==> flow/design.v <==
module flip_flop(output reg Q, output Q_n, input D, input Clr, Clk, Enable, input CE);
	assign Q_n = ~Q;
	always @ (posedge Clk, negedge Clr)
		 if(!Clr) Q <= 1'b0;
		 else if(CE & Enable) Q <= D;
endmodule
module flip_flop_t(output reg Q, output Q_n, input T, input Clr, Clk, Enable, input CE, Rst_n);
	assign Q_n = ~Q;
	always @ (posedge Clk, negedge Rst_n)
		 if(!Rst_n) Q <= 1'b0;
		 else if(!Clr) Q <= 1'b0;
		 else if(CE & Enable & T) Q <= ~Q;
		 else Q <= Q;
endmodule
module register_2bits(output reg [1:0] Q, output [1:0] Q_n, input [1:0] D, input Clr, Clk, Enable, input CE, Rst_n);
	assign Q_n = ~Q;
	always @ (posedge Clk, negedge Rst_n)
		 if(!Rst_n) Q <= 2'b00;
		 else if(!Clr) Q <= 2'b00;
		 else if(CE & Enable) Q <= D;
endmodule
module register_13bits(output reg [12:0] Q, output [12:0] Q_n, input [12:0] D, input Clr, Clk, Enable, input CE, Rst_n);
	assign Q_n = ~Q;
	always @ (posedge Clk, negedge Rst_n)
		 if(!Rst_n) Q <= 13'b0000000000000;
		 else if(!Clr) Q <= 13'b0000000000000;
		 else if(CE & Enable) Q <= D;
endmodule
module counter_0_1(output reg COUNT, input IN_0, input LD, Up, Clr, Clk, Enable, input CE, Rst_n);
	always @ (posedge Clk, negedge Rst_n)
		if (~Rst_n) COUNT <= 1'b0;
		else if (~Clr) COUNT <= 1'b0;
		else if (CE & LD & Enable) begin
			COUNT <= IN_0;
		end
		else if (CE & Up & Enable) begin
			COUNT <= COUNT + 1'b1;
		end
endmodule
module counter_0_2(output reg [1:0] COUNT, input IN_1, IN_0, input LD, Up, Clr, Clk, Enable, input CE, Rst_n);
	always @ (posedge Clk, negedge Rst_n)
		if (~Rst_n) COUNT <= 2'b00;
		else if (~Clr) COUNT <= 2'b00;
		else if (CE & LD & Enable) begin
			COUNT[0] <= IN_0;
			COUNT[1] <= IN_1;
		end
		else if (CE & Up & Enable) begin
			if(COUNT==2'b10) COUNT <= 2'b00;
			else COUNT <= COUNT + 2'b01;
		end
endmodule
module counter_0_3(output reg [1:0] COUNT, input IN_1, IN_0, input LD, Up, Clr, Clk, Enable, input CE, Rst_n);
	always @ (posedge Clk, negedge Rst_n)
		if (~Rst_n) COUNT <= 2'b00;
		else if (~Clr) COUNT <= 2'b00;
		else if (CE & LD & Enable) begin
			COUNT[0] <= IN_0;
			COUNT[1] <= IN_1;
		end
		else if (CE & Up & Enable) begin
			if(COUNT==2'b11) COUNT <= 2'b00;
			else COUNT <= COUNT + 2'b01;
		end
endmodule
module counter_0_3_display(output reg [1:0] COUNT, input IN_1, IN_0, input LD, Up, Clr, Clk, Enable, input CE, Rst_n);
	always @ (posedge Clk, negedge Rst_n)
		if (~Rst_n) COUNT <= 2'b00;
		else if (~Clr) COUNT <= 2'b00;
		else if (CE & LD & Enable) begin
			COUNT[0] <= IN_0;
			COUNT[1] <= IN_1;
		end
		else if (CE & Up & Enable) begin
			if(COUNT==2'b11) COUNT <= 2'b00;
			else COUNT <= COUNT + 2'b01;
		end
endmodule
module counter_0_5(output reg [2:0] COUNT, input IN_2, IN_1, IN_0, input LD, Up, Clr, Clk, Enable, input CE, Rst_n);
	always @ (posedge Clk, negedge Rst_n)
		if (~Rst_n) COUNT <= 3'b000;
		else if (~Clr) COUNT <= 3'b000;
		else if (CE & LD & Enable) begin
			COUNT[0] <= IN_0;
			COUNT[1] <= IN_1;
			COUNT[2] <= IN_2;
		end
		else if (CE & Up & Enable) begin
			if(COUNT==3'b101) COUNT <= 3'b000;
			else COUNT <= COUNT + 3'b001;
		end
endmodule
module counter_0_6(output reg [2:0] COUNT, input IN_2, IN_1, IN_0, input LD, Up, Clr, Clk, Enable, input CE, Rst_n);
	always @ (posedge Clk, negedge Rst_n)
		if (~Rst_n) COUNT <= 3'b000;
		else if (~Clr) COUNT <= 3'b000;
		else if (CE & LD & Enable) begin
			COUNT[0] <= IN_0;
			COUNT[1] <= IN_1;
			COUNT[2] <= IN_2;
		end
		else if (CE & Up & Enable) begin
			if(COUNT==3'b110) COUNT <= 3'b000;
			else COUNT <= COUNT + 3'b001;
		end
endmodule
module counter_0_9(output reg [3:0] COUNT, input IN_3, IN_2, IN_1, IN_0, input LD, Up, Clr, Clk, Enable, input CE, Rst_n);
	always @ (posedge Clk, negedge Rst_n)
		if (~Rst_n) COUNT <= 4'b0000;
		else if (~Clr) COUNT <= 4'b0000;
		else if (CE & LD & Enable) begin
			COUNT[0] <= IN_0;
			COUNT[1] <= IN_1;
			COUNT[2] <= IN_2;
			COUNT[3] <= IN_3;
		end
		else if (CE & Up & Enable) begin
			if(COUNT==4'b1001) COUNT <= 4'b0000;
			else COUNT <= COUNT + 4'b0001;
		end
endmodule
module counter_0_23(output reg [4:0] COUNT, input IN_4, IN_3, IN_2, IN_1, IN_0, input LD, Up, Clr, Clk, Enable, input CE, Rst_n);
	always @ (posedge Clk, negedge Rst_n)
		if (~Rst_n) COUNT <= 5'b00000;
		else if (~Clr) COUNT <= 5'b00000;
		else if (CE & LD & Enable) begin
			COUNT[0] <= IN_0;
			COUNT[1] <= IN_1;
			COUNT[2] <= IN_2;
			COUNT[3] <= IN_3;
			COUNT[4] <= IN_4;
		end
		else if (CE & Up & Enable) begin
			if(COUNT==5'b10111) COUNT <= 5'b00000;
			else COUNT <= COUNT + 5'b00001;
		end
endmodule
module counter_16bits(output reg [15:0] COUNT, input Clr, Clk, CE, Rst_n);
	always @ (posedge Clk, negedge Rst_n)
		if (~Rst_n) COUNT <= 16'b0000000000000000;
		else if (~Clr) COUNT <= 16'b0000000000000000;
		else if (CE) COUNT <= COUNT + 16'b0000000000000001;
endmodule
module frequency_converter(output Y,input clock,input reset);
	reg elapsed;
	reg [25:0] state;
	always @(posedge clock, negedge reset)
		if (reset == 0) state <= 0;
		else if (state == 7) state <= 0;
		else state <= state + 1;
	always @(state)
		if (state == 7) elapsed = 1;
		else elapsed = 0;
	assign Y = elapsed;
endmodule
module frequency_converter_display(output Y,input clock,input reset, input CE);
	reg elapsed;
	reg [25:0] state;
	always @(posedge clock, negedge reset)
		if (reset == 0) state <= 0;
		else if (~CE) state <= state;
		else if (state == 250) state <= 0;
		else state <= state + 1;
	always @(state)
		if (state == 250) elapsed = 1;
		else elapsed = 0;
	assign Y = elapsed;
endmodule
module decoder_4bits(output reg [3:0] Y, input [1:0] S, input enable);
	always @ (S, enable)
		begin		
			if(enable)
				case(S)
					2'b00: Y = 4'b0001;
					2'b01: Y = 4'b0010;
					2'b10: Y = 4'b0100;
					2'b11: Y = 4'b1000;
				endcase
			else
				Y = 4'b0000;
		end
endmodule
module decoder_8bits(output reg [7:0] Y, input [2:0] S, input enable);
	always @ (S, enable)
		begin		
			if(enable)
				case(S)
					3'b000: Y = 8'b00000001;
					3'b001: Y = 8'b00000010;
					3'b010: Y = 8'b00000100;
					3'b011: Y = 8'b00001000;
					3'b100: Y = 8'b00010000;
					3'b101: Y = 8'b00100000;
					3'b110: Y = 8'b01000000;
					3'b111: Y = 8'b10000000;
				endcase
			else
				Y = 8'b00000000;
		end
endmodule
module hour_decoder(output reg A, AM_PM, output reg [3:0] B, input [4:0] H);
	always @ (H)
		begin
			A <= (~H[4] & ~H[3] & ~H[2] & ~H[1] & ~H[0]) | (H[3] & ~H[2] & H[1]) | (H[4] & H[2] & H[1]) | (H[3] & H[2] & ~H[1] & ~H[0]);
			B[3] <= (H[3] & ~H[2] & ~H[1]) | (H[4] & H[2] & ~H[1]);
			B[2] <= (H[4] & ~H[2]) | (~H[4] & ~H[3] & H[2]);
			B[1] <= (~H[4] & ~H[3] & ~H[2] & ~H[1] & ~H[0]) | (~H[3] & ~H[2] & H[1]) | (~H[4] & H[2] & H[1]) + (H[3] & H[2] & ~H[1] & ~H[0]);
			B[0] <= H[0];
			AM_PM <= (~H[4] & ~H[3]) | (~H[4] & ~H[2]);
		end
endmodule
module segment_7_dec (output reg [6:0] display, input [3:0] bcd, input enable);
always @* begin
	if(enable) begin
  		case(bcd)
  		4'b0000: display = 7'b1111110;
  		4'b0001: display = 7'b0110000;
  		4'b0010: display = 7'b1101101;
  		4'b0011: display = 7'b1111001;
  		4'b0100: display = 7'b0110011;
  		4'b0101: display = 7'b1011011;
  		4'b0110: display = 7'b1011111;
  		4'b0111: display = 7'b1110000;
  		4'b1000: display = 7'b1111111;
  		4'b1001: display = 7'b1111011;
  		4'b1010: display = 7'b1110111;
  		4'b1011: display = 7'b0011111;
  		4'b1100: display = 7'b1001110;
  		4'b1101: display = 7'b0111101;
  		4'b1110: display = 7'b1001111;
  		4'b1111: display = 7'b1000111;
  		default: display = 7'b0000000; 
  		endcase
  	end
  	else display = 7'b0000000;
end
endmodule
module mux_2x1_12bits(output reg [11:0] Y, input S, input [11:0] I1, I0);
	always @ (S, I1, I0)
		if(S) Y = I1;
		else Y = I0;
endmodule
module mux_2x1_13bits(output reg [12:0] Y, input S, input [12:0] I1, I0);
	always @ (S, I1, I0)
		if(S) Y = I1;
		else Y = I0;
endmodule
module mux_2x1_16bits(output reg [15:0] Y, input S, input [15:0] I1, I0);
	always @ (S, I1, I0)
		if(S) Y = I1;
		else Y = I0;
endmodule
module mux_4x1_7bits(output reg[6:0] Y, input[1:0] S, input[6:0] I3, I2, I1, I0);
	always @ (S, I3, I2, I1, I0)
		if(S[1] && S[0]) Y = I3;
		else if(S[1]) Y = I2;
		else if(S[0]) Y = I1;
		else Y = I0;
endmodule
module mux_4x1_8bits(output reg[7:0] Y, input[1:0] S, input[7:0] I3, I2, I1, I0);
	always @ (S, I3, I2, I1, I0)
		if(S[1] && S[0]) Y = I3;
		else if(S[1]) Y = I2;
		else if(S[0]) Y = I1;
		else Y = I0;
endmodule
module mux_4x1_13bits(output reg[12:0] Y, input[1:0] S, input[12:0] I3, I2, I1, I0);
	always @ (S, I3, I2, I1, I0)
		if(S[1] && S[0]) Y = I3;
		else if(S[1]) Y = I2;
		else if(S[0]) Y = I1;
		else Y = I0;
endmodule
module mux_8x1_13bits(output [12:0] Y, input [2:0] S, input[12:0] I7, I6, I5, I4, I3, I2, I1, I0);
	wire [1:0] S_2;
	assign S_2[1] = S[1];
	assign S_2[0] = S[0];
	wire [12:0] A1;
	wire [12:0] A2;
	mux_4x1_13bits mux1 (A1, S_2, I3, I2, I1, I0);
	mux_4x1_13bits mux2 (A2, S_2, I7, I6, I5, I4);
	mux_2x1_13bits mux3 (Y, S[2], A2, A1);
endmodule
module comparator_13bits(output reg EQ, input wire [12:0] A, input wire [12:0] B);
	always @* begin
    	if (A==B) begin
        	EQ <= 1'b1;
    	end
      	else begin
        	EQ <= 1'b0;
      	end
    end
endmodule
module comparators_module( output AA, input [2:0] CD, input [12:0] CT, Q_r6, Q_r5, Q_r4, Q_r3, Q_r2, Q_r1, Q_r0);
	wire [12:0] mux_out;
	mux_8x1_13bits mux1 (mux_out, CD, Q_r6, Q_r6, Q_r5, Q_r4, Q_r3, Q_r2, Q_r1, Q_r0);			
	comparator_13bits comp1 (AA, CT, mux_out);
endmodule
module blinker(output reg B1, output reg [2:0] E, input [1:0] CW, CW1, S, input BLINK);
	always @* begin
		B1 <= (S[1] & S[0]) & ~CW[1];
		E[2] <= (S[1] & BLINK) & ((~S[0]) & CW1[1] & (~CW1[0]) | (S[0] & (~CW[1]) & (~CW[0])));
		E[1] <= (BLINK | (~S[1]) | S[0] | CW1[1] | (~CW1[0])) & (BLINK | (~S[1]) | (~S[0]) | CW[1] | (~CW[0])) & (BLINK + (~S[1]) | (~S[0]) | (~CW[1]) | (~CW[0]));
		E[0] <= (BLINK | (~S[1]) | S[0] | CW1[1] | (CW1[0])) & ((~S[1]) | (~S[0]) | CW[1] | (~CW[0])) &  ((~S[1]) | (~S[0]) | CW[1] | CW[0]) & (BLINK + (~S[1]) | (~S[0]) | (~CW[1]) | CW[0]);
	end
endmodule
module control_unit_1(output reg LD_DAY_TIME, LD_O_F, SS0, INCR, UPC, Clear, SS1, Load, Clear_St, Load_SS, input Next, SetTime, Up, SetAlarm, Count, SetDay, AlarmSet, Clk, Reset, CE);
	wire A, A_neg, B, B_neg, C, C_neg, D, D_neg;
	supply1 Vcc;
	reg Da, Db, Dc, Dd;
	flip_flop flipflopA (A, A_neg, Da, Reset, Clk, Vcc, CE);
	flip_flop flipflopB (B, B_neg, Db, Reset, Clk, Vcc, CE);
	flip_flop flipflopC (C, C_neg, Dc, Reset, Clk, Vcc, CE);
	flip_flop flipflopD (D, D_neg, Dd, Reset, Clk, Vcc, CE);
	always @* begin
		Da <= (A_neg & B_neg & D) | (~Next & ~Count & A_neg & C & D_neg) | ((A & B & C_neg) & (Up | (~Up & AlarmSet & SetDay)) | (SetAlarm & A & B & D) | (A & B & C_neg & D) | (Up & A_neg & B & C_neg & D_neg));
		Db = (A_neg & ((~SetTime) | B | D_neg)) | (A & (B_neg | (C_neg & ( Up | ((~Up)&(~AlarmSet)) | ((~Up)& (~SetDay) & AlarmSet) | D))));
		Dc <= (A_neg & C_neg & Next) | ((A_neg & C)&(Next | (~Next) & (~Count))) | (A_neg & B_neg & D) | (A_neg & C & D);
		Dd <= (A_neg & B_neg & D) | (A_neg & B & C_neg & Next) | (A & B & C) | (A_neg & B & C_neg & D_neg);
		SS0 <= A & B_neg & C_neg & D;
		SS1 <= (A & B_neg & D) | (A_neg & B_neg & C_neg & D_neg);
		INCR <= A & B & C_neg & D;
		Clear <= A_neg & B_neg & C_neg & D_neg;
		UPC <= A_neg & B & C & D;
		Load <= A & B & C & D_neg;
		LD_DAY_TIME <= A & B_neg & C & D;
		Clear_St <= A & B & C & D;
		Load_SS <= (A_neg & B_neg & C_neg & D_neg) | (A_neg & B_neg & C_neg & D) | (A & B_neg & D);
		LD_O_F <= A & B_neg & C_neg;
	end
endmodule
module control_unit_2(output reg EN_SNZ, EN_STOP, Sound, input C0, CS0, AA, Snooze, Stop, Mute, Clk, Reset, CE);
	wire A, A_neg, B, B_neg, C, C_neg;
	supply1 Vcc;
	reg Da, Db, Dc;
	flip_flop flipflopA (A, A_neg, Da, Reset, Clk, Vcc, CE);
	flip_flop flipflopB (B, B_neg, Db, Reset, Clk, Vcc, CE);
	flip_flop flipflopC (C, C_neg, Dc, Reset, Clk, Vcc, CE);
	always @* begin
		Da <= (~Stop & C) | (Snooze & A & B) | (~CS0 & A & B_neg) | (A & C);
		Db <= (~C0 & A_neg & B) | (A_neg & C);
		Dc <= (~Mute & AA & A_neg & B_neg & C_neg) | (CS0 & A & C_neg) | (A & B);
		Sound <= (A_neg & B_neg & C) | (A & B & C_neg);
		EN_SNZ <= A & B_neg & C;
		EN_STOP <= A_neg & B_neg & C;
	end
endmodule
module circuit(output [1:0] CW1, CW, S, output reg AlarmSet, SetDay, CS0, C0, LD_R, LD_CT, LD_TIME, Count, TOF, ID, IH, IM , input Load, CClr, UPC, SS0, SS1, Load_SS, INCR, EN_SNZ, EN_STOP, Clk, CE, Rst_n);
	supply1 Vcc;
	supply0 Gnd;
	wire [1:0] S_neg;
	wire [15:0] clock_out;
	wire [15:0] clock_out_2;
	wire and_out_1;
	wire and_out_2;
	and (and_out_1, clock_out[15],clock_out[14],clock_out[13],~clock_out[12],clock_out[11],~clock_out[10],clock_out[9],~clock_out[8],~clock_out[7],clock_out[6],clock_out[5],~clock_out[4], ~clock_out[3], ~clock_out[2], ~clock_out[1], ~clock_out[0]);
	and (and_out_2, clock_out_2[9], clock_out_2[8], clock_out_2[7], clock_out_2[6], clock_out_2[5], (~clock_out_2[4]), clock_out_2[3], (~clock_out_2[2]), (~clock_out_2[1]), (~clock_out_2[0]));
	wire [1:0] reg_out;
	register_2bits reg_SS (reg_out, S_neg, {SS1,SS0}, Vcc, Clk , Load_SS, CE, Rst_n);	
	assign S = reg_out;
	counter_0_3 counter_SA (CW, Gnd, Gnd, Gnd, Vcc, (~CClr), Clk, (UPC & S[1] & S[0]), CE, Rst_n);
	counter_0_2 counter_ST (CW1, Gnd, Gnd, Gnd, Vcc, (~CClr), Clk, (UPC & S[1] & (~S[0])), CE, Rst_n);
	counter_16bits counter_snz (clock_out, (~(EN_SNZ | CClr)) , Clk, CE, Rst_n);
	counter_16bits counter_stop (clock_out_2, (~(EN_STOP | CClr)), Clk, CE, Rst_n);
	always @* begin
		CS0 <= clock_out[10];
		C0 <= clock_out_2[9];
		SetDay <= S[1] & S[0] & ~CW[1] & ~CW[0];
		TOF <= S[1] & S[0] & ~CW[1] & CW[0] & INCR;
		ID <= (S[1] & INCR) & ((~S[0] & CW1[1] & ~CW1[0]) | (S[0] & ~CW[1] & ~CW[0]));
		IH <= (S[1] & INCR) & ((~S[0] & ~CW1[1] & CW1[0]) | (S[0] & CW[1] & CW[0]));
		IM <= (S[1] & INCR) & ((~S[0] & ~CW1[1] & ~CW1[0]) | (S[0] & CW[1] & ~CW[0]));
		Count <= (CW1[1] | CW1[0] | CW[1] | CW[0]);
		LD_R <= (S[1] & S[0] & Load);
		LD_CT <= (S[1] & ~S[0] & Load);
		AlarmSet <= (S[1] & S[0]);
		LD_TIME <= (S[1] & S[0] & UPC & ~CW[1] & CW[0]);
	end
endmodule
module registers_module(output [12:0] Q_r6, Q_r5, Q_r4, Q_r3, Q_r2, Q_r1, Q_r0, input [2:0] STO, input [12:0] data, input Clr, Clk, LD_R, input CE, Rst_n);
		supply1 Vcc;
		wire [7:0] RE;
		decoder_8bits decoder (RE, STO, Vcc);
		wire [12:0] Q_nr0;
		register_13bits r0 (Q_r0, Q_nr0, data, ~Clr, Clk, LD_R & RE[0], CE, Rst_n);
		wire [12:0] Q_nr1;
		register_13bits r1 (Q_r1, Q_nr1, data, ~Clr, Clk, LD_R & RE[1], CE, Rst_n);
		wire [12:0] Q_nr2;
		register_13bits r2 (Q_r2, Q_nr2, data, ~Clr, Clk, LD_R & RE[2], CE, Rst_n);
		wire [12:0] Q_nr3;
		register_13bits r3 (Q_r3, Q_nr3, data, ~Clr, Clk, LD_R & RE[3], CE, Rst_n);
		wire [12:0] Q_nr4;
		register_13bits r4 (Q_r4, Q_nr4, data, ~Clr, Clk, LD_R & RE[4], CE, Rst_n);
		wire [12:0] Q_nr5;
		register_13bits r5 (Q_r5, Q_nr5, data, ~Clr, Clk, LD_R & RE[5], CE, Rst_n);
		wire [12:0] Q_nr6;
		register_13bits r6 (Q_r6, Q_nr6, data, ~Clr, Clk, LD_R & RE[6], CE, Rst_n);
endmodule
module current_time_module(output [14:0] CTO, input [14:0] CTI, input LD_CT, Clr_CT, Clk, EN_CT, input CE, Rst_n);
	supply1 Vcc;
	wire [15:0] clock_out;
	wire and_out_1;
	and (and_out_1, clock_out[9], clock_out[8], clock_out[7], clock_out[6], clock_out[5], (~clock_out[4]), clock_out[3], (~clock_out[2]), (~clock_out[1]), (~clock_out[0]));
	wire and_out_1_temp;
	and (and_out_1_temp, clock_out[9], clock_out[8], clock_out[7], clock_out[6], clock_out[5], (~clock_out[4]), ~clock_out[3], clock_out[2], clock_out[1], clock_out[0]);
	wire count_16_clr;
	or(count_16_clr, LD_CT, Clr_CT, and_out_1);
	counter_16bits clock (clock_out, ~count_16_clr, Clk, CE, Rst_n);
	wire or_clk_1;
	or (or_clk_1, and_out_1_temp, LD_CT);
	wire [3:0] min_out_1;
	counter_0_9 min_1 (min_out_1, CTI[3], CTI[2], CTI[1], CTI[0], LD_CT, Vcc, ~Clr_CT, Clk, or_clk_1, CE, Rst_n);
	wire and_out_2;
	wire min_out_1_neg_3, min_out_1_neg_2, min_out_1_neg_1, min_out_1_neg_0;
	not (min_out_1_neg_3, min_out_1[3]);
	not (min_out_1_neg_2, min_out_1[2]);
	not (min_out_1_neg_1, min_out_1[1]);
	not (min_out_1_neg_0, min_out_1[0]);
	and (and_out_2, min_out_1[3], min_out_1_neg_2, min_out_1_neg_1, min_out_1[0], and_out_1_temp);
	wire or_clk_2;
	or (or_clk_2, and_out_2, LD_CT);
	wire [2:0] min_out_2;
	counter_0_5 min_2 (min_out_2, CTI[6], CTI[5], CTI[4], LD_CT, Vcc, ~Clr_CT, Clk, or_clk_2, CE, Rst_n);
	wire and_out_3;
	wire min_out_2_neg_2, min_out_2_neg_1, min_out_2_neg_0;
	not (min_out_2_neg_2, min_out_2[2]);
	not (min_out_2_neg_1, min_out_2[1]);
	not (min_out_2_neg_0, min_out_2[0]);
	and (and_out_3, min_out_2[2], min_out_2_neg_1, min_out_2[0], and_out_2);
	wire or_clk_3;
	or (or_clk_3, and_out_3, LD_CT);
	wire [4:0] hour_out;
	counter_0_23 hour (hour_out, CTI[11], CTI[10], CTI[9], CTI[8], CTI[7], LD_CT, Vcc, ~Clr_CT, Clk, or_clk_3, CE, Rst_n);
	wire and_out_4;
	wire hour_out_neg_4, hour_out_neg_3, hour_out_neg_2, hour_out_neg_1, hour_out_neg_0;
	not (hour_out_neg_4, hour_out[4]);
	not (hour_out_neg_3, hour_out[3]);
	not (hour_out_neg_2, hour_out[2]);
	not (hour_out_neg_1, hour_out[1]);
	not (hour_out_neg_0, hour_out[0]);
	and (and_out_4, hour_out[4], hour_out_neg_3,hour_out[2], hour_out[1], hour_out[0], and_out_3);
	wire or_clk_4;
	or (or_clk_4, and_out_4, LD_CT);
	wire [2:0] days_out;
	counter_0_6 days (days_out, CTI[14], CTI[13], CTI[12], LD_CT, Vcc, ~Clr_CT, Clk, or_clk_4, CE, Rst_n);
	assign CTO[0] = min_out_1[0];
	assign CTO[1] = min_out_1[1];
	assign CTO[2] = min_out_1[2];
	assign CTO[3] = min_out_1[3];
	assign CTO[4] = min_out_2[0];
	assign CTO[5] = min_out_2[1];
	assign CTO[6] = min_out_2[2];
	assign CTO[7] = hour_out[0];
	assign CTO[8] = hour_out[1];
	assign CTO[9] = hour_out[2];
	assign CTO[10] = hour_out[3];
	assign CTO[11] = hour_out[4];
	assign CTO[12] = days_out[0];
	assign CTO[13] = days_out[1];
	assign CTO[14] = days_out[2];	
endmodule
module set_time_module(output [15:0] STO, input [14:0] CTI, input [12:0] Q_r6, Q_r5, Q_r4, Q_r3, Q_r2, Q_r1, Q_r0, input CLEAR, TOF, S0, LD_ID, CLEAR_ST, LD_DAY, LD_TIME, EN_ST, IH, IM, LD_O_F, Clk, input CE, Rst_n);
	wire [12:0] mux_out;
	mux_8x1_13bits mux1 (mux_out, STO[14:12], Q_r6, Q_r6, Q_r5, Q_r4, Q_r3, Q_r2, Q_r1, Q_r0);
	wire [11:0] mux_2_out;
	mux_2x1_12bits mux2 (mux_2_out, S0, mux_out[11:0], CTI[11:0]);
	supply1 Vcc;
	wire on_off_out;
	counter_0_1 counter_on_off(on_off_out, mux_out[12],  LD_O_F, Vcc, (~CLEAR), Clk, (LD_O_F | TOF), CE, Rst_n);
	assign STO[15] = on_off_out;
	wire or_t_d;
	or (or_t_d, LD_TIME, LD_DAY);
	wire or_clear_clr_st;
	or (or_clear_clr_st, CLEAR, CLEAR_ST);
	wire or_clk_1;
	or (or_clk_1, or_t_d, IM);
	wire [3:0] min_out_1;
	counter_0_9 min_1 (min_out_1, mux_2_out[3], mux_2_out[2], mux_2_out[1], mux_2_out[0], or_t_d, Vcc, (~or_clear_clr_st), Clk, or_clk_1, CE, Rst_n);
	assign STO[3:0] = min_out_1[3:0];
	wire and_out_2;
	wire min_out_1_neg_3, min_out_1_neg_2, min_out_1_neg_1, min_out_1_neg_0;
	not (min_out_1_neg_3, min_out_1[3]);
	not (min_out_1_neg_2, min_out_1[2]);
	not (min_out_1_neg_1, min_out_1[1]);
	not (min_out_1_neg_0, min_out_1[0]);
	and (and_out_2, min_out_1[3], min_out_1_neg_2, min_out_1_neg_1, min_out_1[0], IM);
	wire or_clk_2;
	or (or_clk_2, or_t_d, and_out_2);
	wire [2:0] min_out_2;
	counter_0_5 min_2 (min_out_2, mux_2_out[6], mux_2_out[5], mux_2_out[4], or_t_d, Vcc, (~or_clear_clr_st), Clk, or_clk_2, CE, Rst_n);
	assign STO[6:4] = min_out_2[2:0];
	wire clock_hour;
	or (clock_hour, or_t_d, IH);
	wire [4:0] hour_out;
	counter_0_23 hour (hour_out, mux_2_out[11], mux_2_out[10], mux_2_out[9], mux_2_out[8], mux_2_out[7], or_t_d, Vcc, (~or_clear_clr_st), Clk, clock_hour, CE, Rst_n);
	assign STO[11:7] = hour_out[4:0];
	wire clock_day;
	or (clock_day, LD_ID, LD_DAY);
	wire [2:0] days_out;
	counter_0_6 days (days_out, CTI[14], CTI[13], CTI[12], LD_DAY, Vcc,  (~or_clear_clr_st), Clk, clock_day, CE, Rst_n);
	assign STO[14:12] = days_out[2:0];
endmodule
module display_module(output [6:0] out3, out2, out1, out0, days, output AM, PM, DBlink, input [1:0] S, CW, CW1, input [14:0] CT, input [15:0] ST,  input Clr, Clk, CE, Rst_n);
	supply1 Vcc;
	wire conv_out;
	frequency_converter_display conv (conv_out, Clk, Rst_n, CE);
	wire BLINK, toogle_out_neg;
	flip_flop_t toggle(BLINK, toogle_out_neg, conv_out, (~Clr), Clk, Vcc, CE, Rst_n);
	wire B1;
	wire [2:0] E;
	blinker blink(B1, E, CW, CW1, S, BLINK);
	assign DBlink = E[2];
	wire [15:0] mux_out;
	mux_2x1_16bits mux1 (mux_out, S[1], ST, {CT[14],CT});		
	wire [7:0] DEC_OUT;
	decoder_8bits decoder (DEC_OUT, mux_out[14:12], Vcc);
	assign days = DEC_OUT[6:0];	
	wire A, AM_PM;
	wire [3:0] B;
	hour_decoder hour_dec(A, AM_PM, B, mux_out[11:7]);
	assign AM = AM_PM;
	assign PM = ~AM_PM;
	wire [6:0] out_1_temp;
	segment_7_dec segment_7_1 (out_1_temp, {1'b0, mux_out[6:4]}, E[0]);
	assign out1 = out_1_temp;
	wire [6:0] out_0_temp;
	segment_7_dec segment_7_0 (out_0_temp, mux_out[3:0], E[0]);
	assign out0 = out_0_temp;
	wire [7:0] activate, deactivate;
	assign activate = 8'b10101100;
	assign deactivate = 8'b11011110;
	wire [7:0] mux_hours_out;
	mux_4x1_8bits mux_hour (mux_hours_out, {B1, mux_out[15]}, activate, deactivate, {3'b000, A, B[3:0]}, {3'b000, A, B[3:0]});
	wire [6:0] out_3_temp;
	segment_7_dec segment_7_3 (out_3_temp, mux_hours_out[7:4], E[1]);
	assign out3 = out_3_temp;
	wire [6:0] out_2_temp;
	segment_7_dec segment_7_2 (out_2_temp, mux_hours_out[3:0], E[1]);
	assign out2 = out_2_temp;
endmodule
module datapath(output [6:0] display, days, output [3:0] segment, output am, pm, dblink, Sound, Vcc_out, input Next, Up, SetTime, SetAlarm, Snooze, Stop, Mute, Clr, Clk_sys);
	supply1 Vcc;
	supply0 Gnd;
	assign Vcc_out = Vcc;
	wire Clk, tick;
	assign Clk = Clk_sys;
	frequency_converter conv (tick, Clk_sys, Clr);
	wire [6:0] hours1, hours0, mins1, mins0;
	wire LD_DAY_TIME, LD_O_F, SS0, INCR, UPC, Clear, SS1, Load, Clear_St, Load_SS;
	wire Count, SetDay, AlarmSet;
	control_unit_1 cu1(LD_DAY_TIME, LD_O_F, SS0, INCR, UPC, Clear, SS1, Load, Clear_St, Load_SS, Next, SetTime, Up, SetAlarm, Count, SetDay, AlarmSet, Clk, Clr, tick);
	wire EN_SNZ, EN_STOP;
	wire C0, CS0, AA;
	control_unit_2 cu2(EN_SNZ, EN_STOP, Sound, C0, CS0, AA, Snooze, Stop, Mute, Clk, Clr, tick);
	wire [1:0] CW1, CW, S;
	wire LD_R, LD_CT, LD_TIME, TOF, ID, IH, IM;
	circuit cir (CW1, CW, S, AlarmSet, SetDay, CS0, C0, LD_R, LD_CT, LD_TIME, Count, TOF, ID, IH, IM, Load, Clear, UPC, SS0, SS1, Load_SS, INCR, EN_SNZ, EN_STOP, Clk, tick, Clr);
	wire [12:0] Q_r0, Q_r1, Q_r2, Q_r3, Q_r4, Q_r5, Q_r6;
	wire [15:0] STO;
	registers_module reg_module (Q_r6, Q_r5, Q_r4, Q_r3, Q_r2, Q_r1, Q_r0, STO[14:12], {STO[15], STO[11:0]}, Clear, Clk, LD_R, tick, Clr);	
	wire [14:0] CTO;
	comparators_module comp_module (AA, CTO[14:12], {1'b1,CTO[11:0]} , Q_r6, Q_r5, Q_r4, Q_r3, Q_r2, Q_r1, Q_r0);
	current_time_module ct_module (CTO, STO[14:0], LD_CT, Clear, Clk, Vcc, tick, Clr);	
	supply1 EN_ST;
	set_time_module set_time(STO, CTO, Q_r6, Q_r5, Q_r4, Q_r3, Q_r2, Q_r1, Q_r0, Clear, TOF, S[0], ID, Clear_St, LD_DAY_TIME, LD_TIME, EN_ST, IH, IM, LD_O_F, Clk, tick, Clr);
	wire [6:0] days_temp;
	display_module display_mod(hours1, hours0, mins1, mins0, days_temp, am, pm, dblink, S, CW, CW1, CTO, STO, Clear, Clk, tick, Clr);
	assign days[0] =  days_temp[0] & (~dblink);
	assign days[1] =  days_temp[1] & (~dblink);
	assign days[2] =  days_temp[2] & (~dblink);
	assign days[3] =  days_temp[3] & (~dblink);
	assign days[4] =  days_temp[4] & (~dblink);
	assign days[5] =  days_temp[5] & (~dblink);
	assign days[6] =  days_temp[6] & (~dblink);
	wire[1:0] count_out;
	counter_0_3_display counter (count_out, Vcc, Vcc, Gnd, Vcc, Vcc, Clk, Vcc, tick, Clr);
	wire[3:0] dec_out;
	decoder_4bits dec_display(dec_out, count_out, Vcc);
	assign segment = ~dec_out;
	wire[6:0] mux_display_o;
	mux_4x1_7bits mux_display(mux_display_o, count_out, hours1, hours0, mins1, mins0);
	assign display = ~mux_display_o;
endmodule
# Step by step through the tools: datapath
# Tool output for the design above before and after an edit, in the order of the flow.
# Lines under "before" count in the file above, lines under "after" in the edited file.
# "change": "after" minus "before" as printed here. "change_rel_pct": 100 x difference / "before".
# Cell names lack the library's common part.
# The mark - stands for no value.
dict set report inputs {
  design {datapath}
  clock_port {Clk_sys}
  library {sky130hd}
  pvt_corner {tt_025C_1v80}
}

# Diff
# Unified diff, file above to edited file.
# This change comes from a script, not from a designer. The edited design behaves differently; no optimisation was intended.
# begin of diff
@@ -167,5 +167,5 @@
 	assign Y = elapsed;
 endmodule
-module decoder_4bits(output reg [3:0] Y, input [1:0] S, input enable);
+module decoder_4bits(output reg [2:0] Y, input [1:0] S, input enable);
 	always @ (S, enable)
 		begin		
# end of diff

# Elaborated design
# Yosys after proc, flatten, opt, wreduce and memory -nomap, before mapping. Memory bits, and registers merged into a memory's read port (data or address), are not among the register bits. Print and check cells are not counted. Equal cells are merged and count once.
# Memory sizes are those after Yosys's memory passes, which may raise the word count (mostly to a power of two), join words into wider ones and drop unused or constant bits.
# item before after change change_rel_pct
set bits {}
lappend bits {clocked_rd_ports_x_width 0 0 0 -}
lappend bits {wordCells 610 610 0 0.00}
lappend bits {mem_bits_ro 576 576 0 0.00}
lappend bits {latchBits 0 0 0 -}
lappend bits {ramBits 0 0 0 -}
lappend bits {in_bits 9 9 0 0.00}
lappend bits {memories 6 6 0 0.00}
lappend bits {reg_bits 238 238 0 0.00}
# item before after change change_rel_pct
set op_classes {}
lappend op_classes {addsub 19 19 0 0.00}
lappend op_classes {div_mod_pow 0 0 0 -}
lappend op_classes {bitwise 319 319 0 0.00}
lappend op_classes {cmp 0 0 0 -}
lappend op_classes {n_shift 0 0 0 -}
lappend op_classes {reduce_logical 27 27 0 0.00}
lappend op_classes {equal 16 16 0 0.00}
lappend op_classes {n_mux 190 190 0 0.00}
lappend op_classes {multipliers 0 0 0 -}
# item before after
set mem_list {}
lappend mem_list {memory_list {16x7 r1 w0; 16x7 r1 w0; 16x7 r1 w0; 16x7 r1 w0; 8x8 r1 w0; 8x8 r1 w0} {16x7 r1 w0; 16x7 r1 w0; 16x7 r1 w0; 16x7 r1 w0; 8x8 r1 w0; 8x8 r1 w0}}
# op before after change change_rel_pct
set op_table {}
lappend op_table {{4-bit NOT} 1 0 -1 -100.00}
lappend op_table {{4-bit case mux with 4-bit select} 1 0 -1 -100.00}
lappend op_table {{3-bit NOT with 4-bit output} 0 1 1 -}
lappend op_table {{3-bit case mux with 4-bit select} 0 1 1 -}
# Unchanged operator kinds not shown: 31.

# Logic depth
# Yosys ltp: most cells in a row. Word level: on the elaborated netlist, between registers, memories and ports. Mapped: between sequential cells and ports; inverters and the memories' decode and read muxes count.
# item before after change change_rel_pct
set logic_depth {}
lappend logic_depth {depth_word 17 17 0 0.00}
lappend logic_depth {abc_area 0 0 - -}
lappend logic_depth {depth_mapped 15 13 -2 -13.33}
lappend logic_depth {depth_no_buf 12 11 -1 -8.33}

# Synthesis result
# The flow's flattened synthesis, as Yosys stat reports it; memories are mapped. The netlist is that of the ABC_AREA named above (0 if unset); the other value can give another one.
# item before after change change_rel_pct
set synth_totals {}
lappend synth_totals {synth_area_um2 14129.8 14022.2 -107.6 -0.76}
lappend synth_totals {stdcells 1531 1509 -22 -1.44}
lappend synth_totals {sequential_area_um2 5530.3 5530.3 0.0 0.00}
lappend synth_totals {ff_cells 221 221 0 0.00}
lappend synth_totals {buffers 117 106 -11 -9.40}
# type before after change change_rel_pct
set by_type {}
lappend by_type {nand3_1 42 63 21 50.00}
lappend by_type {nor3_1 35 15 -20 -57.14}
lappend by_type {nand4_1 31 16 -15 -48.39}
lappend by_type {nand2_1 117 131 14 11.97}
lappend by_type {a21oi_1 69 79 10 14.49}
lappend by_type {a31oi_1 19 9 -10 -52.63}
lappend by_type {clkbuf_1 79 70 -9 -11.39}
lappend by_type {mux2i_1 159 167 8 5.03}
lappend by_type {o211ai_1 20 12 -8 -40.00}
lappend by_type {o31ai_1 17 9 -8 -47.06}
lappend by_type {o21ai_0 78 71 -7 -8.97}
lappend by_type {nor2_1 202 196 -6 -2.97}
lappend by_type {xnor2_1 44 49 5 11.36}
lappend by_type {mux4_2 22 17 -5 -22.73}
lappend by_type {nor4_2 1 6 5 500.00}
lappend by_type {o21a_1 1 5 4 400.00}
lappend by_type {a221o_1 0 4 4 -}
lappend by_type {mux2_2 27 24 -3 -11.11}
# Unchanged cell types not shown: 17.
# The list need not be complete.
# By module: a second synthesis without flattening, with its own total; a netlist apart from the flattened one above.
# item before after change change_rel_pct
set unflattened {}
lappend unflattened {hier_cells 1835 1834 -1 -0.05}
lappend unflattened {area_unflattened_um2 17898.4 17894.7 -3.7 -0.02}
# Each row is one instance without its submodules.
# module mod_seq_area_um2 cells instances mod_area_um2
set by_module_before {}
lappend by_module_before {register_13bits 325.3 72 7 665.6}
lappend by_module_before {counter_16bits 400.4 81 3 815.8}
lappend by_module_before {frequency_converter_display 650.6 133 1 1366.3}
lappend by_module_before {mux_4x1_13bits 0.0 15 4 320.3}
lappend by_module_before {frequency_converter 650.6 112 1 1223.7}
lappend by_module_before {segment_7_dec 0.0 40 4 280.3}
lappend by_module_before {counter_0_23 125.1 37 2 337.8}
lappend by_module_before {counter_0_9 100.1 35 2 294.0}
lappend by_module_before {counter_0_5 75.1 25 2 241.5}
lappend by_module_before {counter_0_6 75.1 24 2 217.7}
lappend by_module_before {mux_2x1_13bits 0.0 14 2 195.2}
lappend by_module_before {flip_flop 25.0 4 7 47.5}
lappend by_module_before {control_unit_1 0.0 41 1 256.5}
lappend by_module_before {mux_2x1_16bits 0.0 18 1 249.0}
# before: Modules not listed: 23.
# module mod_seq_area_um2 cells instances mod_area_um2
set by_module_after {}
lappend by_module_after {register_13bits 325.3 72 7 665.6}
lappend by_module_after {counter_16bits 400.4 81 3 815.8}
lappend by_module_after {frequency_converter_display 650.6 133 1 1366.3}
lappend by_module_after {mux_4x1_13bits 0.0 15 4 320.3}
lappend by_module_after {frequency_converter 650.6 112 1 1223.7}
lappend by_module_after {segment_7_dec 0.0 40 4 280.3}
lappend by_module_after {counter_0_23 125.1 37 2 337.8}
lappend by_module_after {counter_0_9 100.1 35 2 294.0}
lappend by_module_after {counter_0_5 75.1 25 2 241.5}
lappend by_module_after {counter_0_6 75.1 24 2 217.7}
lappend by_module_after {mux_2x1_13bits 0.0 14 2 195.2}
lappend by_module_after {flip_flop 25.0 4 7 47.5}
lappend by_module_after {control_unit_1 0.0 41 1 256.5}
lappend by_module_after {mux_2x1_16bits 0.0 18 1 249.0}
# after: Modules not listed: 23.

# Path before layout
# OpenSTA on the mapped netlist: ideal clock, no wires. The path of least setup slack (recovery checks aside). Input and output delay are each 20% of the period. Register names are those of the netlist, which keeps one name where synthesis merged equal registers.
# item before after change change_rel_pct
set synth_timing {}
lappend synth_timing {kind {register to output} {register to output} - -}
lappend synth_timing {startpoint {register cir.reg_SS.Q[1]} {register cir.reg_SS.Q[1]} - -}
lappend synth_timing {endpoint {output display[3]} {output display[0]} - -}
lappend synth_timing {clock_period_ns 20.0 20.0 0.0 0.00}
lappend synth_timing {delay_ns 3.193 2.806 -0.387 -12.12}
lappend synth_timing {launch_ns 0.000 0.000 0.000 -}
lappend synth_timing {path_slack_ns 12.807 13.194 0.387 -}
lappend synth_timing {t_arrival_ns 3.193 2.806 -0.387 -12.12}
lappend synth_timing {t_required_ns 16.000 16.000 0.000 0.00}
lappend synth_timing {out_delay_ns 4.000 4.000 0.000 0.00}
lappend synth_timing {driving_pins 16 13 -3 -18.75}
lappend synth_timing {period_less_setup_slack_ns 7.193 6.806 -0.387 -5.38}
# "delay_ns" is the arrival time less input delay plus setup time.
# At an output port there is no setup time.
# "driving_pins" counts driving pins, that of a launching flip-flop among them; a cell with two outputs on the path counts twice.
# "period_less_setup_slack_ns" is the clock period less the worst setup slack; recovery checks do not enter. This is arithmetic on one report: input and output delays are still those of the set period (20% each).
# The rows between start and end are the longest chain of elaborated cells between them; the timing report does not say that the signal goes this way. Where chains are equally long, one stands for them.
# A line is the first line of the expression or statement that the cell stems from. Yosys adds cells for indexed reads and writes and turns some case tables into memories.
# The chain passes a memory read, where the word-level depth is cut; so it can be longer than that depth.
# At most two assigning lines are given for a register; there are more.
dict set report synth_between_before {
  cell_sequence {dfrtp_1 -> buf_2 -> buf_2 -> buf_2 -> mux2_2 -> nor2_1 -> nand2_1 -> a21oi_1 -> a31oi_1 -> mux2_2 -> ha_1 -> nor2_1 -> a31oi_1 -> o21ai_0 -> a2111oi_0 -> o41ai_1}
  elab_chain_cells 15
  cells_between 73
  classes_between {2 x add/sub; 10 x mux; 56 x logic; 1 x reduce/logical; 4 x memory}
}
# item line
set synth_rtl_before {}
lappend synth_rtl_before {{from (decl)} 15} ;# module register_2bits(output reg [1:0] Q, output [1:0] Q_n, input [1:0] D, input Clr, Clk, Enable, input CE, R ...
lappend synth_rtl_before {{from (assign)} 18} ;# if(!Rst_n) Q <= 2'b00;
lappend synth_rtl_before {{from (assign)} 19} ;# else if(!Clr) Q <= 2'b00;
lappend synth_rtl_before {{16-bit two-way mux} 250} ;# if(S) Y = I1;
lappend synth_rtl_before {{1-bit NOT} 207} ;# B[1] <= (~H[4] & ~H[3] & ~H[2] & ~H[1] & ~H[0]) | (~H[3] & ~H[2] & H[1]) | (~H[4] & H[2] & H[1]) + (H[3] & H[2 ...
lappend synth_rtl_before {{1-bit bitwise AND (4 in a row)} 207}
lappend synth_rtl_before {{1-bit OR (2 in a row)} 207}
lappend synth_rtl_before {{8-bit two-way mux} 263} ;# else if(S[1]) Y = I2;
lappend synth_rtl_before {{8-bit two-way mux} 262} ;# if(S[1] && S[0]) Y = I3;
lappend synth_rtl_before {{memory read 16 x 7 bit} 215} ;# case(bcd)
lappend synth_rtl_before {{7-bit two-way mux} 214} ;# if(enable) begin
lappend synth_rtl_before {{7-bit two-way mux} 256} ;# else if(S[1]) Y = I2;
lappend synth_rtl_before {{7-bit two-way mux} 255} ;# if(S[1] && S[0]) Y = I3;
lappend synth_rtl_before {{7-bit NOT} 582} ;# assign display = ~mux_display_o;
lappend synth_rtl_before {{to (decl)} 541} ;# module datapath(output [6:0] display, days, output [3:0] segment, output am, pm, dblink, Sound, Vcc_out, input ...
dict set report synth_between_after {
  cell_sequence {dfrtp_1 -> buf_2 -> buf_2 -> mux2i_1 -> nor2_1 -> nand2_1 -> a21oi_1 -> o21ai_0 -> inv_1 -> ha_1 -> mux2_2 -> a221oi_1 -> o31ai_1}
  elab_chain_cells 15
  cells_between 73
  classes_between {2 x add/sub; 10 x mux; 56 x logic; 1 x reduce/logical; 4 x memory}
}
# item line
set synth_rtl_after {}
lappend synth_rtl_after {{from (decl)} 15} ;# module register_2bits(output reg [1:0] Q, output [1:0] Q_n, input [1:0] D, input Clr, Clk, Enable, input CE, R ...
lappend synth_rtl_after {{from (assign)} 18} ;# if(!Rst_n) Q <= 2'b00;
lappend synth_rtl_after {{from (assign)} 19} ;# else if(!Clr) Q <= 2'b00;
lappend synth_rtl_after {{16-bit two-way mux} 250} ;# if(S) Y = I1;
lappend synth_rtl_after {{1-bit NOT} 207} ;# B[1] <= (~H[4] & ~H[3] & ~H[2] & ~H[1] & ~H[0]) | (~H[3] & ~H[2] & H[1]) | (~H[4] & H[2] & H[1]) + (H[3] & H[2 ...
lappend synth_rtl_after {{1-bit bitwise AND (4 in a row)} 207}
lappend synth_rtl_after {{1-bit OR (2 in a row)} 207}
lappend synth_rtl_after {{8-bit two-way mux} 263} ;# else if(S[1]) Y = I2;
lappend synth_rtl_after {{8-bit two-way mux} 262} ;# if(S[1] && S[0]) Y = I3;
lappend synth_rtl_after {{memory read 16 x 7 bit} 215} ;# case(bcd)
lappend synth_rtl_after {{7-bit two-way mux} 214} ;# if(enable) begin
lappend synth_rtl_after {{7-bit two-way mux} 256} ;# else if(S[1]) Y = I2;
lappend synth_rtl_after {{7-bit two-way mux} 255} ;# if(S[1] && S[0]) Y = I3;
lappend synth_rtl_after {{7-bit NOT} 582} ;# assign display = ~mux_display_o;
lappend synth_rtl_after {{to (decl)} 541} ;# module datapath(output [6:0] display, days, output [3:0] segment, output am, pm, dblink, Sound, Vcc_out, input ...

# Timing after layout
# Path of least setup slack in the final report of the runs of pair 1 (OpenROAD, finished layout, wires in). Where an end is a register, its clock arrival counts in the times.
# item before after change change_rel_pct
set layout_timing {}
lappend layout_timing {kind {register to output} {register to output} - -}
lappend layout_timing {startpoint {register cir.reg_SS.Q[1]} {register cir.reg_SS.Q[1]} - -}
lappend layout_timing {endpoint {output display[3]} {output display[0]} - -}
lappend layout_timing {t_required_ns 16.00 16.00 0.00 0.00}
lappend layout_timing {driving_pins 15 11 -4 -26.67}
lappend layout_timing {clock_period_ns 20.0 20.0 0.0 0.00}
lappend layout_timing {launch_ns 0.53 0.53 0.00 0.00}
lappend layout_timing {path_slack_ns 11.67 11.71 0.04 -}
lappend layout_timing {t_arrival_ns 4.33 4.29 -0.04 -0.92}
lappend layout_timing {out_delay_ns 4.00 4.00 0.00 0.00}
# The rows between start and end are the longest chain of elaborated cells between them; the timing report does not say that the signal goes this way. Where chains are equally long, one stands for them.
# The chain passes a memory read, where the word-level depth is cut; so it can be longer than that depth.
# At most two assigning lines are given for a register; there are more.
dict set report layout_between_before {
  cell_sequence {dfrtp_2 -> buf_4 -> mux2_2 -> nor2_1 -> nand2_1 -> a21oi_1 -> a31oi_1 -> mux2_2 -> ha_1 -> nor2_1 -> a31oi_1 -> o21ai_0 -> a2111oi_0 -> o41ai_1 -> clkdlybuf4s50_1}
  elab_chain_cells 15
  cells_between 73
  classes_between {2 x add/sub; 10 x mux; 56 x logic; 1 x reduce/logical; 4 x memory}
}
# item line
set layout_rtl_before {}
lappend layout_rtl_before {{from (decl)} 15} ;# module register_2bits(output reg [1:0] Q, output [1:0] Q_n, input [1:0] D, input Clr, Clk, Enable, input CE, R ...
lappend layout_rtl_before {{from (assign)} 18} ;# if(!Rst_n) Q <= 2'b00;
lappend layout_rtl_before {{from (assign)} 19} ;# else if(!Clr) Q <= 2'b00;
lappend layout_rtl_before {{16-bit two-way mux} 250} ;# if(S) Y = I1;
lappend layout_rtl_before {{1-bit NOT} 207} ;# B[1] <= (~H[4] & ~H[3] & ~H[2] & ~H[1] & ~H[0]) | (~H[3] & ~H[2] & H[1]) | (~H[4] & H[2] & H[1]) + (H[3] & H[2 ...
lappend layout_rtl_before {{1-bit bitwise AND (4 in a row)} 207}
lappend layout_rtl_before {{1-bit OR (2 in a row)} 207}
lappend layout_rtl_before {{8-bit two-way mux} 263} ;# else if(S[1]) Y = I2;
lappend layout_rtl_before {{8-bit two-way mux} 262} ;# if(S[1] && S[0]) Y = I3;
lappend layout_rtl_before {{memory read 16 x 7 bit} 215} ;# case(bcd)
lappend layout_rtl_before {{7-bit two-way mux} 214} ;# if(enable) begin
lappend layout_rtl_before {{7-bit two-way mux} 256} ;# else if(S[1]) Y = I2;
lappend layout_rtl_before {{7-bit two-way mux} 255} ;# if(S[1] && S[0]) Y = I3;
lappend layout_rtl_before {{7-bit NOT} 582} ;# assign display = ~mux_display_o;
lappend layout_rtl_before {{to (decl)} 541} ;# module datapath(output [6:0] display, days, output [3:0] segment, output am, pm, dblink, Sound, Vcc_out, input ...
dict set report layout_between_after {
  cell_sequence {dfrtp_1 -> buf_4 -> mux2i_1 -> o21ai_0 -> o21ai_0 -> inv_1 -> ha_1 -> mux2_2 -> a221oi_1 -> o31ai_1 -> clkdlybuf4s50_1}
  elab_chain_cells 15
  cells_between 73
  classes_between {2 x add/sub; 10 x mux; 56 x logic; 1 x reduce/logical; 4 x memory}
}
# item line
set layout_rtl_after {}
lappend layout_rtl_after {{from (decl)} 15} ;# module register_2bits(output reg [1:0] Q, output [1:0] Q_n, input [1:0] D, input Clr, Clk, Enable, input CE, R ...
lappend layout_rtl_after {{from (assign)} 18} ;# if(!Rst_n) Q <= 2'b00;
lappend layout_rtl_after {{from (assign)} 19} ;# else if(!Clr) Q <= 2'b00;
lappend layout_rtl_after {{16-bit two-way mux} 250} ;# if(S) Y = I1;
lappend layout_rtl_after {{1-bit NOT} 207} ;# B[1] <= (~H[4] & ~H[3] & ~H[2] & ~H[1] & ~H[0]) | (~H[3] & ~H[2] & H[1]) | (~H[4] & H[2] & H[1]) + (H[3] & H[2 ...
lappend layout_rtl_after {{1-bit bitwise AND (4 in a row)} 207}
lappend layout_rtl_after {{1-bit OR (2 in a row)} 207}
lappend layout_rtl_after {{8-bit two-way mux} 263} ;# else if(S[1]) Y = I2;
lappend layout_rtl_after {{8-bit two-way mux} 262} ;# if(S[1] && S[0]) Y = I3;
lappend layout_rtl_after {{memory read 16 x 7 bit} 215} ;# case(bcd)
lappend layout_rtl_after {{7-bit two-way mux} 214} ;# if(enable) begin
lappend layout_rtl_after {{7-bit two-way mux} 256} ;# else if(S[1]) Y = I2;
lappend layout_rtl_after {{7-bit two-way mux} 255} ;# if(S[1] && S[0]) Y = I3;
lappend layout_rtl_after {{7-bit NOT} 582} ;# assign display = ~mux_display_o;
lappend layout_rtl_after {{to (decl)} 541} ;# module datapath(output [6:0] display, days, output [3:0] segment, output am, pm, dblink, Sound, Vcc_out, input ...

# Measured runs
# Runs of the flow (Yosys, OpenROAD) on both versions; the two runs of a pair have the same settings. The constraints put input and output delay at 20% of the set period each and load the outputs with 0.01 pF.
dict set report flow_settings_pair_1 {
  CORE_UTILIZATION 40
  period_ns 20.0
  CAP_MARGIN 20
  CORE_MARGIN 2
  SLEW_MARGIN 20
}
# item before after change change_rel_pct
set measured_pair_1 {}
lappend measured_pair_1 {finish.stdcell_area_um2 15533.6 15498.6 -35.0 -0.23}
lappend measured_pair_1 {yosys.chip_area_um2 14129.8 14022.2 -107.6 -0.76}
lappend measured_pair_1 {tns_ns 0.000 0.000 0.000 -}
lappend measured_pair_1 {total_die_area_um2 36844.8 36568.9 -275.9 -0.75}
lappend measured_pair_1 {final_power_uw 1700 1159 -541 -31.82}
lappend measured_pair_1 {setup_worst_slack_ns 11.673 11.707 0.034 -}
lappend measured_pair_1 {fin_util_pct 44.9 44.9 0.0 -}
lappend measured_pair_1 {hold_ws_ns 0.474 0.469 -0.005 -}
lappend measured_pair_1 {period_reached_ns 8.327 8.293 -0.034 -0.41}
dict set report flow_settings_pair_2 {
  CAP_MARGIN 40
  CELL_PAD_IN_SITES_DETAIL_PLACEMENT 1
  CELL_PAD_IN_SITES_GLOBAL_PLACEMENT 1
  CORE_UTILIZATION 41
  GPL_TIMING_DRIVEN 1
  PLACE_DENSITY_LB_ADDON 0.05
  SETUP_SLACK_MARGIN -0.1
  period_ns 4.66
  CORE_MARGIN 2
  SLEW_MARGIN 20
}
# item before after change change_rel_pct
set measured_pair_2 {}
lappend measured_pair_2 {finish.stdcell_area_um2 16145.5 15917.8 -227.7 -1.41}
lappend measured_pair_2 {yosys.chip_area_um2 14129.8 14022.2 -107.6 -0.76}
lappend measured_pair_2 {tns_ns 0.000 0.000 0.000 -}
lappend measured_pair_2 {total_die_area_um2 35963.3 35696.4 -266.9 -0.74}
lappend measured_pair_2 {final_power_uw 8098 5327 -2771 -34.22}
lappend measured_pair_2 {setup_worst_slack_ns 0.051 0.142 0.091 -}
lappend measured_pair_2 {fin_util_pct 47.9 47.4 -0.5 -}
lappend measured_pair_2 {period_reached_ns 4.609 4.518 -0.091 -1.97}
# "period_reached_ns" means the clock period less the worst setup slack. The figure is calculated, with input and output delays left at 20% of the set period.
# "final_power_uw" rests on the timing tool's default activity at the inputs, not on a simulated workload.
